==> flow/design.v <==
`timescale 1ns / 1ps
module mac(
    input [15:0] in,
    input [15:0] w,
    input [15:0] b,
    output [15:0] out
    );
wire [15:0] d;
assign d = w * in;
assign out = d + b;
endmodule
`timescale 1ns / 1ps
module mux(
    input [15:0] A,
    input [15:0] B,
    input reset,
    input sel,
    output reg [15:0] out
    );
    always @(*) begin
        if(reset)
            out =0;
        else begin
            if(sel)
                out=A;
            else
                out=B;
        end
    end
endmodule
`timescale 1ns / 1ps
module register(
    input clk,
    input reset,
    input [15:0] in,
    output [15:0] out
    );
reg [15:0] data;
assign out[15:0] = data[15:0];
always @(posedge clk) begin
	if (reset) begin
		data[15:0] <= 16'b0000000000000000;
	end
	else begin
		data[15:0] <= in[15:0];
	end
end
endmodule
`timescale 1ns / 1ps
module shift_reg #(
    parameter pool=0,
    parameter M=28,
    parameter P=2,
    parameter K=3
)
(
  input clk,
  input reset,
  input [15:0] data_in,
  output [15:0] data_out
);
localparam D = (pool)?M-P+1:M-K;
reg [D-1:0] hr_0; reg [D-1:0] hr_1; reg [D-1:0] hr_2; reg [D-1:0] hr_3;
reg [D-1:0] hr_4; reg [D-1:0] hr_5; reg [D-1:0] hr_6; reg [D-1:0] hr_7;
reg [D-1:0] hr_8; reg [D-1:0] hr_9; reg [D-1:0] hr_10; reg [D-1:0] hr_11;
reg [D-1:0] hr_12; reg [D-1:0] hr_13; reg [D-1:0] hr_14; reg [D-1:0] hr_15;
always @ (posedge clk) begin
    if(reset) begin
        hr_0 [D-1:0] <= 0;
        hr_1 [D-1:0] <= 0;
        hr_2 [D-1:0] <= 0;
        hr_3 [D-1:0] <= 0;
        hr_4 [D-1:0] <= 0;
        hr_5 [D-1:0] <= 0;
        hr_6 [D-1:0] <= 0;
        hr_7 [D-1:0] <= 0;
        hr_8 [D-1:0] <= 0;
        hr_9 [D-1:0] <= 0;
        hr_10 [D-1:0] <=0;
        hr_11 [D-1:0] <= 0;
        hr_12 [D-1:0] <= 0;
        hr_13 [D-1:0] <= 0;
        hr_14 [D-1:0] <= 0;
        hr_15 [D-1:0] <= 0;
    end
    else begin
        hr_0 [D-1:0] <= {hr_0[D-2:0], data_in[0]};
        hr_1 [D-1:0] <= {hr_1[D-2:0], data_in[1]};
        hr_2 [D-1:0] <= {hr_2[D-2:0], data_in[2]};
        hr_3 [D-1:0] <= {hr_3[D-2:0], data_in[3]};
        hr_4 [D-1:0] <= {hr_4[D-2:0], data_in[4]};
        hr_5 [D-1:0] <= {hr_5[D-2:0], data_in[5]};
        hr_6 [D-1:0] <= {hr_6[D-2:0], data_in[6]};
        hr_7 [D-1:0] <= {hr_7[D-2:0], data_in[7]};
        hr_8 [D-1:0] <= {hr_8[D-2:0], data_in[8]};
        hr_9 [D-1:0] <= {hr_9[D-2:0], data_in[9]};
        hr_10 [D-1:0] <= {hr_10[D-2:0], data_in[10]};
        hr_11 [D-1:0] <= {hr_11[D-2:0], data_in[11]};
        hr_12 [D-1:0] <= {hr_12[D-2:0], data_in[12]};
        hr_13 [D-1:0] <= {hr_13[D-2:0], data_in[13]};
        hr_14 [D-1:0] <= {hr_14[D-2:0], data_in[14]};
        hr_15 [D-1:0] <= {hr_15[D-2:0], data_in[15]};
    end
end
assign data_out[0] = hr_0[D-1]; assign data_out[1] = hr_1[D-1];
assign data_out[2] = hr_2[D-1]; assign data_out[3] = hr_3[D-1];
assign data_out[4] = hr_4[D-1]; assign data_out[5] = hr_5[D-1];
assign data_out[6] = hr_6[D-1]; assign data_out[7] = hr_7[D-1];
assign data_out[8] = hr_8[D-1]; assign data_out[9] = hr_9[D-1];
assign data_out[10] = hr_10[D-1]; assign data_out[11] = hr_11[D-1];
assign data_out[12] = hr_12[D-1]; assign data_out[13] = hr_13[D-1];
assign data_out[14] = hr_14[D-1]; assign data_out[15] = hr_15[D-1];
endmodule
`timescale 1ns / 1ps
module max_data(
    input [15:0] A,
    input [15:0] B,
    output reg [15:0] Y
    );
    always @(*) begin
        if(A>B)
            Y = A;
        else
            Y = B;
    end
endmodule
`timescale 1ns / 1ps
module conv_final #(
	parameter N=28,
	parameter M=28,
	parameter K=3,
	parameter P=2,
	parameter P_stride=2,
	parameter K_stride=2,
	parameter pool=0
) (
    	input clk,
    	input reset,
    	input [15:0] pxl_in,
		input i_data_valid,
		input [(K*K*16)-1:0]i_kernel_data,
   		output [15:0] pxl_out,
		output reg o_data_valid
    );
	wire [15:0] reg_00,reg_01,reg_02,sr_0;
	wire[15:0] reg_10, reg_11,reg_12,sr_1;
	wire[15:0] reg_20, reg_21,reg_22;
	wire [15:0] wire_00; wire [15:0] wire_01; wire [15:0] wire_02;
	wire [15:0] wire_10; wire [15:0] wire_11; wire [15:0] wire_12;
	wire [15:0] wire_20; wire [15:0] wire_21; wire [15:0] wire_22;
	wire signed [15:0] kernel [(K*K)-1:0];
	genvar i;
	generate
		for(i=0;i<(K*K);i=i+1) begin
			assign kernel[i] = i_kernel_data[16*(i)+:16];
		end
	endgenerate
	wire sel_1,sel_2,sel_3;
	wire [15:0] out_1,out_2,out_3,out_4,out_5,out_6,out_7,out_8,out_9;
	mux M1 (.A(pxl_in),.B(16'd0),.reset(reset),.sel(sel_1),.out(out_1));
	mac mac_00(out_1, kernel[0], 16'd0, wire_00);
	register r_00(clk, reset, wire_00, reg_00); 
	mux M2 (.A(pxl_in),.B(16'd0),.reset(reset),.sel(sel_2),.out(out_2));
	mac mac_01(out_2, kernel[1], reg_00, wire_01); 
	register r_01(clk, reset, wire_01, reg_01); 
	mux M3 (.A(pxl_in),.B(16'd0),.reset(reset),.sel(sel_3),.out(out_3));
	mac mac_02(out_3, kernel[2], reg_01, wire_02); 
	register r_02(clk, reset, wire_02, reg_02); 
	shift_reg #(.pool(0),.M(M),.K(K),.P(P)) row_1(.clk(clk),.reset(reset), .data_in(reg_02), .data_out(sr_0));
	mux M4 (.A(pxl_in),.B(16'd0),.reset(reset),.sel(sel_1),.out(out_4));
	mac mac_10(out_4, kernel[3], sr_0, wire_10); 
	register r_10(clk, reset, wire_10, reg_10); 
	mux M5 (.A(pxl_in),.B(16'd0),.reset(reset),.sel(sel_2),.out(out_5));
	mac mac_11(out_5, kernel[4], reg_10, wire_11); 
	register r_11(clk, reset, wire_11, reg_11); 
	mux M6 (.A(pxl_in),.B(16'd0),.reset(reset),.sel(sel_3),.out(out_6));
	mac mac_12(out_6, kernel[5], reg_11, wire_12); 
	register r_12(clk, reset, wire_12, reg_12); 
	shift_reg #(.pool(0),.M(M),.K(K),.P(P)) row_2(.clk(clk),.reset(reset), .data_in(reg_12), .data_out(sr_1));
	mux M7 (.A(pxl_in),.B(16'd0),.reset(reset),.sel(sel_1),.out(out_7));
	mac mac_20(out_7, kernel[6], sr_1, wire_20); 
	register r_20(clk, reset, wire_20, reg_20); 
	mux M8 (.A(pxl_in),.B(16'd0),.reset(reset),.sel(sel_2),.out(out_8));
	mac mac_21(out_8, kernel[7], reg_20, wire_21); 
	register r_21(clk, reset, wire_21, reg_21); 
	mux M9 (.A(pxl_in),.B(16'd0),.reset(reset),.sel(sel_3),.out(out_9));
	mac mac_22(out_9, kernel[8], reg_21, wire_22); 
	register r_22(clk, reset, wire_22, reg_22); 
	assign pxl_out = reg_22;	
	reg [9:0] counter;
	reg [$clog2(M)-1:0] col;
	reg [$clog2(M*M)-1:0] count_valid;
	always @(posedge clk) begin
		if ((reset == 1) | (!i_data_valid)) begin
			counter <= 0;
			col <= 0;
		end else begin
			counter <= counter + 1;
			if (col == M-1)
				col <= 0;
			else
				col <= col + 1;
		end
	end
	always @(posedge clk) begin
		if(reset) begin
		    count_valid <= 0;
			o_data_valid <= 1'b0;
		end
		else begin
			if(o_data_valid) begin
				count_valid <= count_valid+1;
				if(count_valid == (M*M)-1) begin
				    o_data_valid <= 1'b0;
				    count_valid <= 0;
				end
			end
			else if (i_data_valid && (counter == ((M*(K-1))/2)+((K-1)/2))) begin
				o_data_valid <= 1'b1;
			end
		end
	end
	assign sel_1 = i_data_valid & (col != M-1);
	assign sel_2 = i_data_valid;
	assign sel_3 = i_data_valid & (col != 0);
endmodule
`timescale 1ns / 1ps
module max_pooling #(
    parameter N=28,
	parameter M=28,
	parameter K=3,
	parameter P=2,
	parameter P_stride=2,
	parameter K_stride=2,
	parameter pool=1
    ) (
        input clk,
        input reset,
        input [15:0] pixel_in,
        input i_data_valid,
        output [15:0] o_max_pooled_pixel,
        output o_data_valid
    );
    wire [15:0] wire_1,reg1,sr_out,wire_2,reg2;
    register R1 (.clk(clk),.reset(reset),.in(pixel_in),.out(reg1));
    max_data M1(.A(pixel_in),.B(reg1),.Y(wire_1));
    shift_reg #(.M(M),.K(K),.pool(pool),.P(P)) LD1 (.clk(clk),.reset(reset),.data_in(wire_1),.data_out(sr_out));
    max_data M2(.A(sr_out),.B(pixel_in),.Y(wire_2));
    register R2 (.clk(clk),.reset(reset),.in(wire_2),.out(reg2));
    max_data M3(.A(pixel_in),.B(reg2),.Y(o_max_pooled_pixel));
    reg [$clog2(M)-1:0] col;
    reg row_odd;
    always@(posedge clk) begin
        if(reset | !(i_data_valid)) begin
            col <= 0;
            row_odd <= 1'b0;
        end
        else begin
            if(col == M-1) begin
                col <= 0;
                row_odd <= ~row_odd;
            end
            else begin
                col <= col+1;
            end
        end
    end
    assign o_data_valid = i_data_valid & row_odd & col[0];
endmodule
`timescale 1ns / 1ps
module cnn_layer1 (
    input          clk,
    input          reset,
    input  [15:0]  pxl_in,
    input          i_data_valid,
    input  [143:0] i_kernel_data,
    output [15:0]  conv_out,
    output         conv_valid,
    output [15:0]  pool_out,
    output         pool_valid
);
    conv_final #(
        .N(28), .M(28), .K(3), .P(2), .P_stride(2), .K_stride(1), .pool(0)
    ) C1 (
        .clk(clk),
        .reset(reset),
        .pxl_in(pxl_in),
        .i_data_valid(i_data_valid),
        .i_kernel_data(i_kernel_data),
        .pxl_out(conv_out),
        .o_data_valid(conv_valid)
    );
    max_pooling #(
        .N(28), .M(28), .K(3), .P(2), .P_stride(2), .K_stride(1), .pool(1)
    ) MP1 (
        .clk(clk),
        .reset(reset),
        .pixel_in(conv_out),
        .i_data_valid(conv_valid),
        .o_max_pooled_pixel(pool_out),
        .o_data_valid(pool_valid)
    );
endmodule
# Step by step through the tools: cnn_layer1
# Tool output for the design above before and after an edit, in the order of the flow.
# "before" refers to lines of the RTL above, "after" to lines of the edited file.
# "diff": "after" minus "before" as printed here.
# Operators carry their Yosys type and port widths (W data, S select, Z words).
# Library cell names are shortened.
# A cell with -- has no value.
[inputs]
top_module = "cnn_layer1"
clk_port = "clk"
cell_library = "sky130hd"
pvt_corner = "tt_025C_1v80"

# Edit of the RTL
# The edit as a unified diff against the file above.
# The edited RTL no longer does the same as the RTL above: the edit was made by script, with no optimisation intended.
# begin of diff
@@ -180,5 +180,5 @@
 	mux M7 (.A(pxl_in),.B(16'd0),.reset(reset),.sel(sel_1),.out(out_7));
 	mac mac_20(out_7, kernel[6], sr_1, wire_20); 
-	register r_20(clk, reset, wire_20, reg_20); 
+	assign reg_20 = wire_20; 
 	mux M8 (.A(pxl_in),.B(16'd0),.reset(reset),.sel(sel_2),.out(out_8));
 	mac mac_21(out_8, kernel[7], reg_20, wire_21); 
# end of diff

# Elaborated design
# Counts by Yosys on the flattened word-level netlist (proc, flatten, opt, wreduce; memories kept). Register bits leave out memories and registers merged into their read ports (data or address); mux counts leave out enables and synchronous resets folded into registers. Print and check cells are left out. Cells with the same type and inputs are merged into one.
[bits]
columns = ["element", "before", "after", "diff"]
rows = [
  ["out_inout_bits", 34, 34, 0],
  ["input_bits", 163, 163, 0],
  ["reg_bits", 1440, 1424, -16],
  ["elab_cells", 120, 119, -1],
]
[classes]
columns = ["element", "before", "after", "diff"]
rows = [
  ["n_logic", 7, 7, 0],
  ["mux", 13, 13, 0],
  ["compare", 3, 3, 0],
  ["n_mul", 9, 9, 0],
  ["addsub", 12, 12, 0],
  ["n_eq", 5, 5, 0],
  ["n_reduce_logical", 6, 6, 0],
]
# Unchanged operator kinds not shown: 19.

# Longest topological paths
# Yosys ltp: most cells in a row. Word level: on the elaborated netlist, between registers, memories and ports. Mapped: between sequential cells and ports; inverters and the memories' decode and read muxes count.
[depth]
columns = ["element", "before", "after", "diff"]
rows = [
  ["depth_word", 6, 7, 1],
  ["ABC_AREA", "0", "0", "--"],
  ["ltp_mapped", 28, 32, 4],
  ["depth_no_buf", 25, 28, 3],
]

# Netlist
# The flow's flattened synthesis, as Yosys stat reports it; memories are mapped. The netlist is that of the ABC_AREA named above (0 if unset); the other value can give another one.
[types]
columns = ["type", "before", "after", "diff"]
rows = [
  ["inv_1", 1370, 1310, -60],
  ["and3_1", 253, 311, 58],
  ["and2_1", 213, 171, -42],
  ["nor2_1", 193, 160, -33],
  ["nor2b_1", 1306, 1276, -30],
  ["a21oi_1", 67, 94, 27],
  ["a211oi_1", 9, 35, 26],
  ["clkbuf_1", 344, 369, 25],
  ["nand3_1", 33, 56, 23],
  ["dfxtp_1", 1440, 1424, -16],
  ["o21a_1", 24, 11, -13],
  ["nand2b_1", 23, 10, -13],
  ["ha_1", 519, 507, -12],
  ["mux2i_1", 33, 21, -12],
  ["buf_2", 35, 24, -11],
  ["fa_1", 832, 842, 10],
  ["o21ai_0", 51, 60, 9],
  ["mux2_2", 10, 2, -8],
]
# Unchanged cell types not shown: 14.
# Not every row of either side is listed.
[mapped]
columns = ["element", "before", "after", "diff"]
rows = [
  ["mapped_area_um2", 79882.9, 79078.3, -804.6],
  ["ffs", 1440, 1424, -16],
  ["cell_count", 8143, 8061, -82],
  ["n_buf", 402, 416, 14],
  ["sequential_area_um2", 28827.6, 28507.3, -320.3],
]
# By module: a second synthesis without flattening, with its own total; a netlist apart from the flattened one above.
[unflattened]
columns = ["element", "before", "after", "diff"]
rows = [
  ["cells_unflattened", 8509, 8476, -33],
  ["hier_area_um2", 83820.4, 83356.2, -464.2],
]
# Rows give one instance, submodules left out.
[modules_before]
columns = ["module", "area_um2", "cells", "instances", "seq_area_um2"]
rows = [
  ["mac", 4391.7, 530, 9, 0.0],
  ["shift_reg", 10800.4, 860, 2, 8007.7],
  ["shift_reg", 11705.0, 928, 1, 8648.3],
  ["register", 464.2, 33, 11, 320.3],
  ["mux", 260.2, 36, 9, 0.0],
  ["max_data", 685.7, 79, 3, 0.0],
  ["conv_final", 1248.7, 142, 1, 520.5],
  ["max_pooling", 235.2, 25, 1, 120.1],
  ["cnn_layer1", 0.0, 0, 1, 0.0],
]
[modules_after]
columns = ["module", "area_um2", "cells", "instances", "seq_area_um2"]
rows = [
  ["mac", 4391.7, 530, 9, 0.0],
  ["shift_reg", 10800.4, 860, 2, 8007.7],
  ["shift_reg", 11705.0, 928, 1, 8648.3],
  ["register", 464.2, 33, 10, 320.3],
  ["mux", 260.2, 36, 9, 0.0],
  ["max_data", 685.7, 79, 3, 0.0],
  ["conv_final", 1248.7, 142, 1, 520.5],
  ["max_pooling", 235.2, 25, 1, 120.1],
  ["cnn_layer1", 0.0, 0, 1, 0.0],
]

# Worst setup path after synthesis
# OpenSTA on the mapped netlist: ideal clock, no wires. The path of least setup slack (recovery checks aside). Input and output delay are each 20% of the period. Register names are those of the netlist, which keeps one name where synthesis merged equal registers.
[synth_path]
columns = ["element", "before", "after", "diff"]
rows = [
  ["path_type", "in2reg", "in2reg", "--"],
  ["startpoint", "input port reset", "input port reset", "--"],
  ["endpoint", "register C1.r_10.data[15]", "register C1.r_21.data[15]", "--"],
  ["path_buffers", 5, 5, 0],
  ["input_delay_ps", 1600, 1600, 0],
  ["setup_slack_ps", 545, -716, -1261],
  ["driving_pins", 25, 28, 3],
  ["required_ps", 7935, 7872, -63],
  ["t_first_pin_ps", 1600, 1600, 0],
  ["setup_ps", 65, 128, 63],
  ["t_arrival_ps", 7390, 8588, 1198],
  ["path_delay_ps", 5855, 7116, 1261],
  ["clock_period_ps", 8000, 8000, 0],
  ["synth_period_reached_ps", 7455, 8716, 1261],
]
# "path_delay_ps" is the arrival time less input delay plus setup time.
# "driving_pins": output pins that drive a net of the path, with the launching flip-flop's if there is one; two outputs of one cell count as two.
# "synth_period_reached_ps" = period - worst setup slack (recovery checks aside). The figure is calculated, with input and output delays left at 20% of the set period.
# The rows between start and end are the longest chain of elaborated cells between them; the timing report does not say that the signal goes this way. Where chains are equally long, one stands for them.
# Each line given opens the expression or statement behind the cell; cells for indexed reads and writes are added by Yosys, which also makes memories of some case tables.
[synth_via_before]
path_cell_list = "buf_2 nand2b_1 clkbuf_1 nor2_1 clkbuf_1 and2_1 clkbuf_1 buf_2 nand2_1 fa_1 fa_1 inv_1 fa_1 fa_1 fa_1 inv_1 fa_1 inv_1 ha_1 a21o_1 nand3_1 nand2_1 a211oi_1 xnor3_1 nor2_1"
elab_chain_len = 3
cells_between = 3
lines_between = 3
classes_between = "add/sub (1); mul (1); mux (1)"
[synth_rtl_before]
columns = ["element", "line", "text"]
rows = [
  ["start, declared", 273, "input          reset,"],
  ["$mux W16", 21, "if(reset)"],
  ["$mul A16 B16 Y16", 9, "assign d = w * in;"],
  ["$add A16 B16 Y16", 10, "assign out = d + b;"],
  ["end, assigned", 42, "data[15:0] <= 16'b0000000000000000;"],
  ["end, assigned", 45, "data[15:0] <= in[15:0];"],
  ["end, declared", 38, "reg [15:0] data;"],
]
[synth_via_after]
path_cell_list = "buf_2 nor2b_1 clkbuf_1 buf_2 and2_1 clkbuf_1 buf_1 nand2_1 fa_1 fa_1 fa_1 fa_1 inv_1 fa_1 fa_1 fa_1 inv_1 fa_1 inv_1 ha_1 a21oi_1 nand2_1 o21ai_0 o21ai_0 a21o_1 a21oi_1 xnor2_1 nor2_1"
elab_chain_len = 4
cells_between = 6
lines_between = 3
classes_between = "add/sub (2); mul (2); mux (2)"
[synth_rtl_after]
columns = ["element", "line", "text"]
rows = [
  ["start, declared", 273, "input          reset,"],
  ["$mux W16", 21, "if(reset)"],
  ["$mul A16 B16 Y16", 9, "assign d = w * in;"],
  ["$add A16 B16 Y16 (2 in a row)", 10, "assign out = d + b;"],
  ["end, assigned", 42, "data[15:0] <= 16'b0000000000000000;"],
  ["end, assigned", 45, "data[15:0] <= in[15:0];"],
  ["end, declared", 38, "reg [15:0] data;"],
]

# Worst path after layout
# From the final timing report of each run of pair 1: the path of least setup slack in the routed layout; clock arrival at registers is part of the times.
# The report prints the path's times to 10 ps; the period is as set.
[layout_path]
columns = ["element", "before", "after", "diff"]
rows = [
  ["path_type", "in2reg", "in2reg", "--"],
  ["startpoint", "input port i_data_valid", "input port reset", "--"],
  ["endpoint", "register C1.r_22.data[13]", "register C1.r_21.data[15]", "--"],
  ["setup_slack_ps", 270, 70, -200],
  ["clock_period_ps", 7370, 7370, 0],
  ["input_delay_ps", 1470, 1470, 0],
  ["t_first_pin_ps", 1470, 1470, 0],
  ["setup_ps", 150, 140, -10],
  ["required_ps", 7990, 8000, 10],
  ["path_buffers", 5, 2, -3],
  ["driving_pins", 26, 27, 1],
  ["t_arrival_ps", 7720, 7930, 210],
]
# The rows between start and end are the longest chain of elaborated cells between them; the timing report does not say that the signal goes this way. Where chains are equally long, one stands for them.
[layout_via_before]
path_cell_list = "clkdlybuf4s50_1 nor2b_4 and2_1 nor2b_2 buf_4 buf_12 nand2_1 fa_1 inv_1 fa_1 ha_1 fa_1 inv_1 fa_1 fa_1 inv_1 ha_1 o21ai_0 nand2b_1 a21oi_1 a21oi_1 a31oi_1 buf_4 xor2_1 buf_4 nor2_1"
elab_chain_len = 5
cells_between = 5
lines_between = 5
classes_between = "add/sub (1); mul (1); mux (2); logic (1)"
[layout_rtl_before]
columns = ["element", "line", "text"]
rows = [
  ["start, declared", 275, "input          i_data_valid,"],
  ["$and A1 B1 Y1", 225, "assign sel_3 = i_data_valid & (col != 0);"],
  ["$mux W16", 24, "if(sel)"],
  ["$mux W16", 21, "if(reset)"],
  ["$mul A16 B16 Y16", 9, "assign d = w * in;"],
  ["$add A16 B16 Y16", 10, "assign out = d + b;"],
  ["end, assigned", 42, "data[15:0] <= 16'b0000000000000000;"],
  ["end, assigned", 45, "data[15:0] <= in[15:0];"],
  ["end, declared", 38, "reg [15:0] data;"],
]
[layout_via_after]
path_cell_list = "buf_12 nand2b_4 nor2_4 buf_12 and2_4 nand2_2 fa_1 inv_2 fa_1 inv_1 fa_1 fa_1 fa_1 fa_1 inv_1 fa_1 inv_1 fa_2 xnor2_2 xnor2_2 xnor2_1 xnor2_1 xnor2_1 xnor2_1 xnor3_2 xnor2_2 nor2_1"
elab_chain_len = 4
cells_between = 6
lines_between = 3
classes_between = "add/sub (2); mul (2); mux (2)"
[layout_rtl_after]
columns = ["element", "line", "text"]
rows = [
  ["start, declared", 273, "input          reset,"],
  ["$mux W16", 21, "if(reset)"],
  ["$mul A16 B16 Y16", 9, "assign d = w * in;"],
  ["$add A16 B16 Y16 (2 in a row)", 10, "assign out = d + b;"],
  ["end, assigned", 42, "data[15:0] <= 16'b0000000000000000;"],
  ["end, assigned", 45, "data[15:0] <= in[15:0];"],
  ["end, declared", 38, "reg [15:0] data;"],
]

# Measured runs
# Runs of the flow (Yosys, OpenROAD) on both versions; the two runs of a pair have the same settings. The constraints put input and output delay at 20% of the set period each and load the outputs with 0.01 pF.
[flow_settings_pair_1]
CORE_UTILIZATION = 40
period_ns = 7.37
CAP_MARGIN = 20
CORE_MARGIN = 2
SLEW_MARGIN = 20
[measured_pair_1]
columns = ["element", "before", "after", "diff"]
rows = [
  ["hold_ws_ps", 393, 374, -19],
  ["cell_area_final_um2", 92641.4, 92195.9, -445.5],
  ["yosys_chip_area_um2", 79882.9, 79078.3, -804.6],
  ["final_setup_ws_ps", 267, 70, -197],
  ["design_power_mw", 22.247, 22.682, 0.435],
  ["achieved_period_ps", 7103, 7300, 197],
  ["tns_setup_ps", 0, 0, 0],
  ["final_die_area_um2", 203297.0, 201269.0, -2028.0],
  ["finalUtil_frac", 0.465, 0.468, 0.003],
]
[flow_settings_pair_2]
ABC_AREA = 1
CELL_PAD_IN_SITES_GLOBAL_PLACEMENT = 0
CORE_MARGIN = 5
CORE_UTILIZATION = 69
CTS_CLUSTER_DIAMETER = 229
GPL_TIMING_DRIVEN = 0
MAX_ROUTING_LAYER = "met5"
MIN_ROUTING_LAYER = "met1"
PLACE_DENSITY_LB_ADDON = 0.22
TNS_END_PERCENT = 90
period_ns = 12.0
CAP_MARGIN = 20
SLEW_MARGIN = 20
[measured_pair_2]
columns = ["element", "before", "after", "diff"]
rows = [
  ["hold_ws_ps", 371, 380, 9],
  ["cell_area_final_um2", 90371.7, 88720.1, -1651.6],
  ["yosys_chip_area_um2", 81829.7, 80594.8, -1234.9],
  ["final_setup_ws_ps", 1195, 1030, -165],
  ["design_power_mw", 13.217, 12.921, -0.296],
  ["achieved_period_ps", 10805, 10970, 165],
  ["tns_setup_ps", 0, 0, 0],
  ["final_die_area_um2", 125582.0, 123739.0, -1843.0],
  ["finalUtil_frac", 0.766, 0.765, -0.001],
]
# "achieved_period_ps" = clock period - worst setup slack. The figure is calculated, with input and output delays left at 20% of the set period.
# "design_power_mw" is the tool's figure for a default switching activity; nothing was simulated.
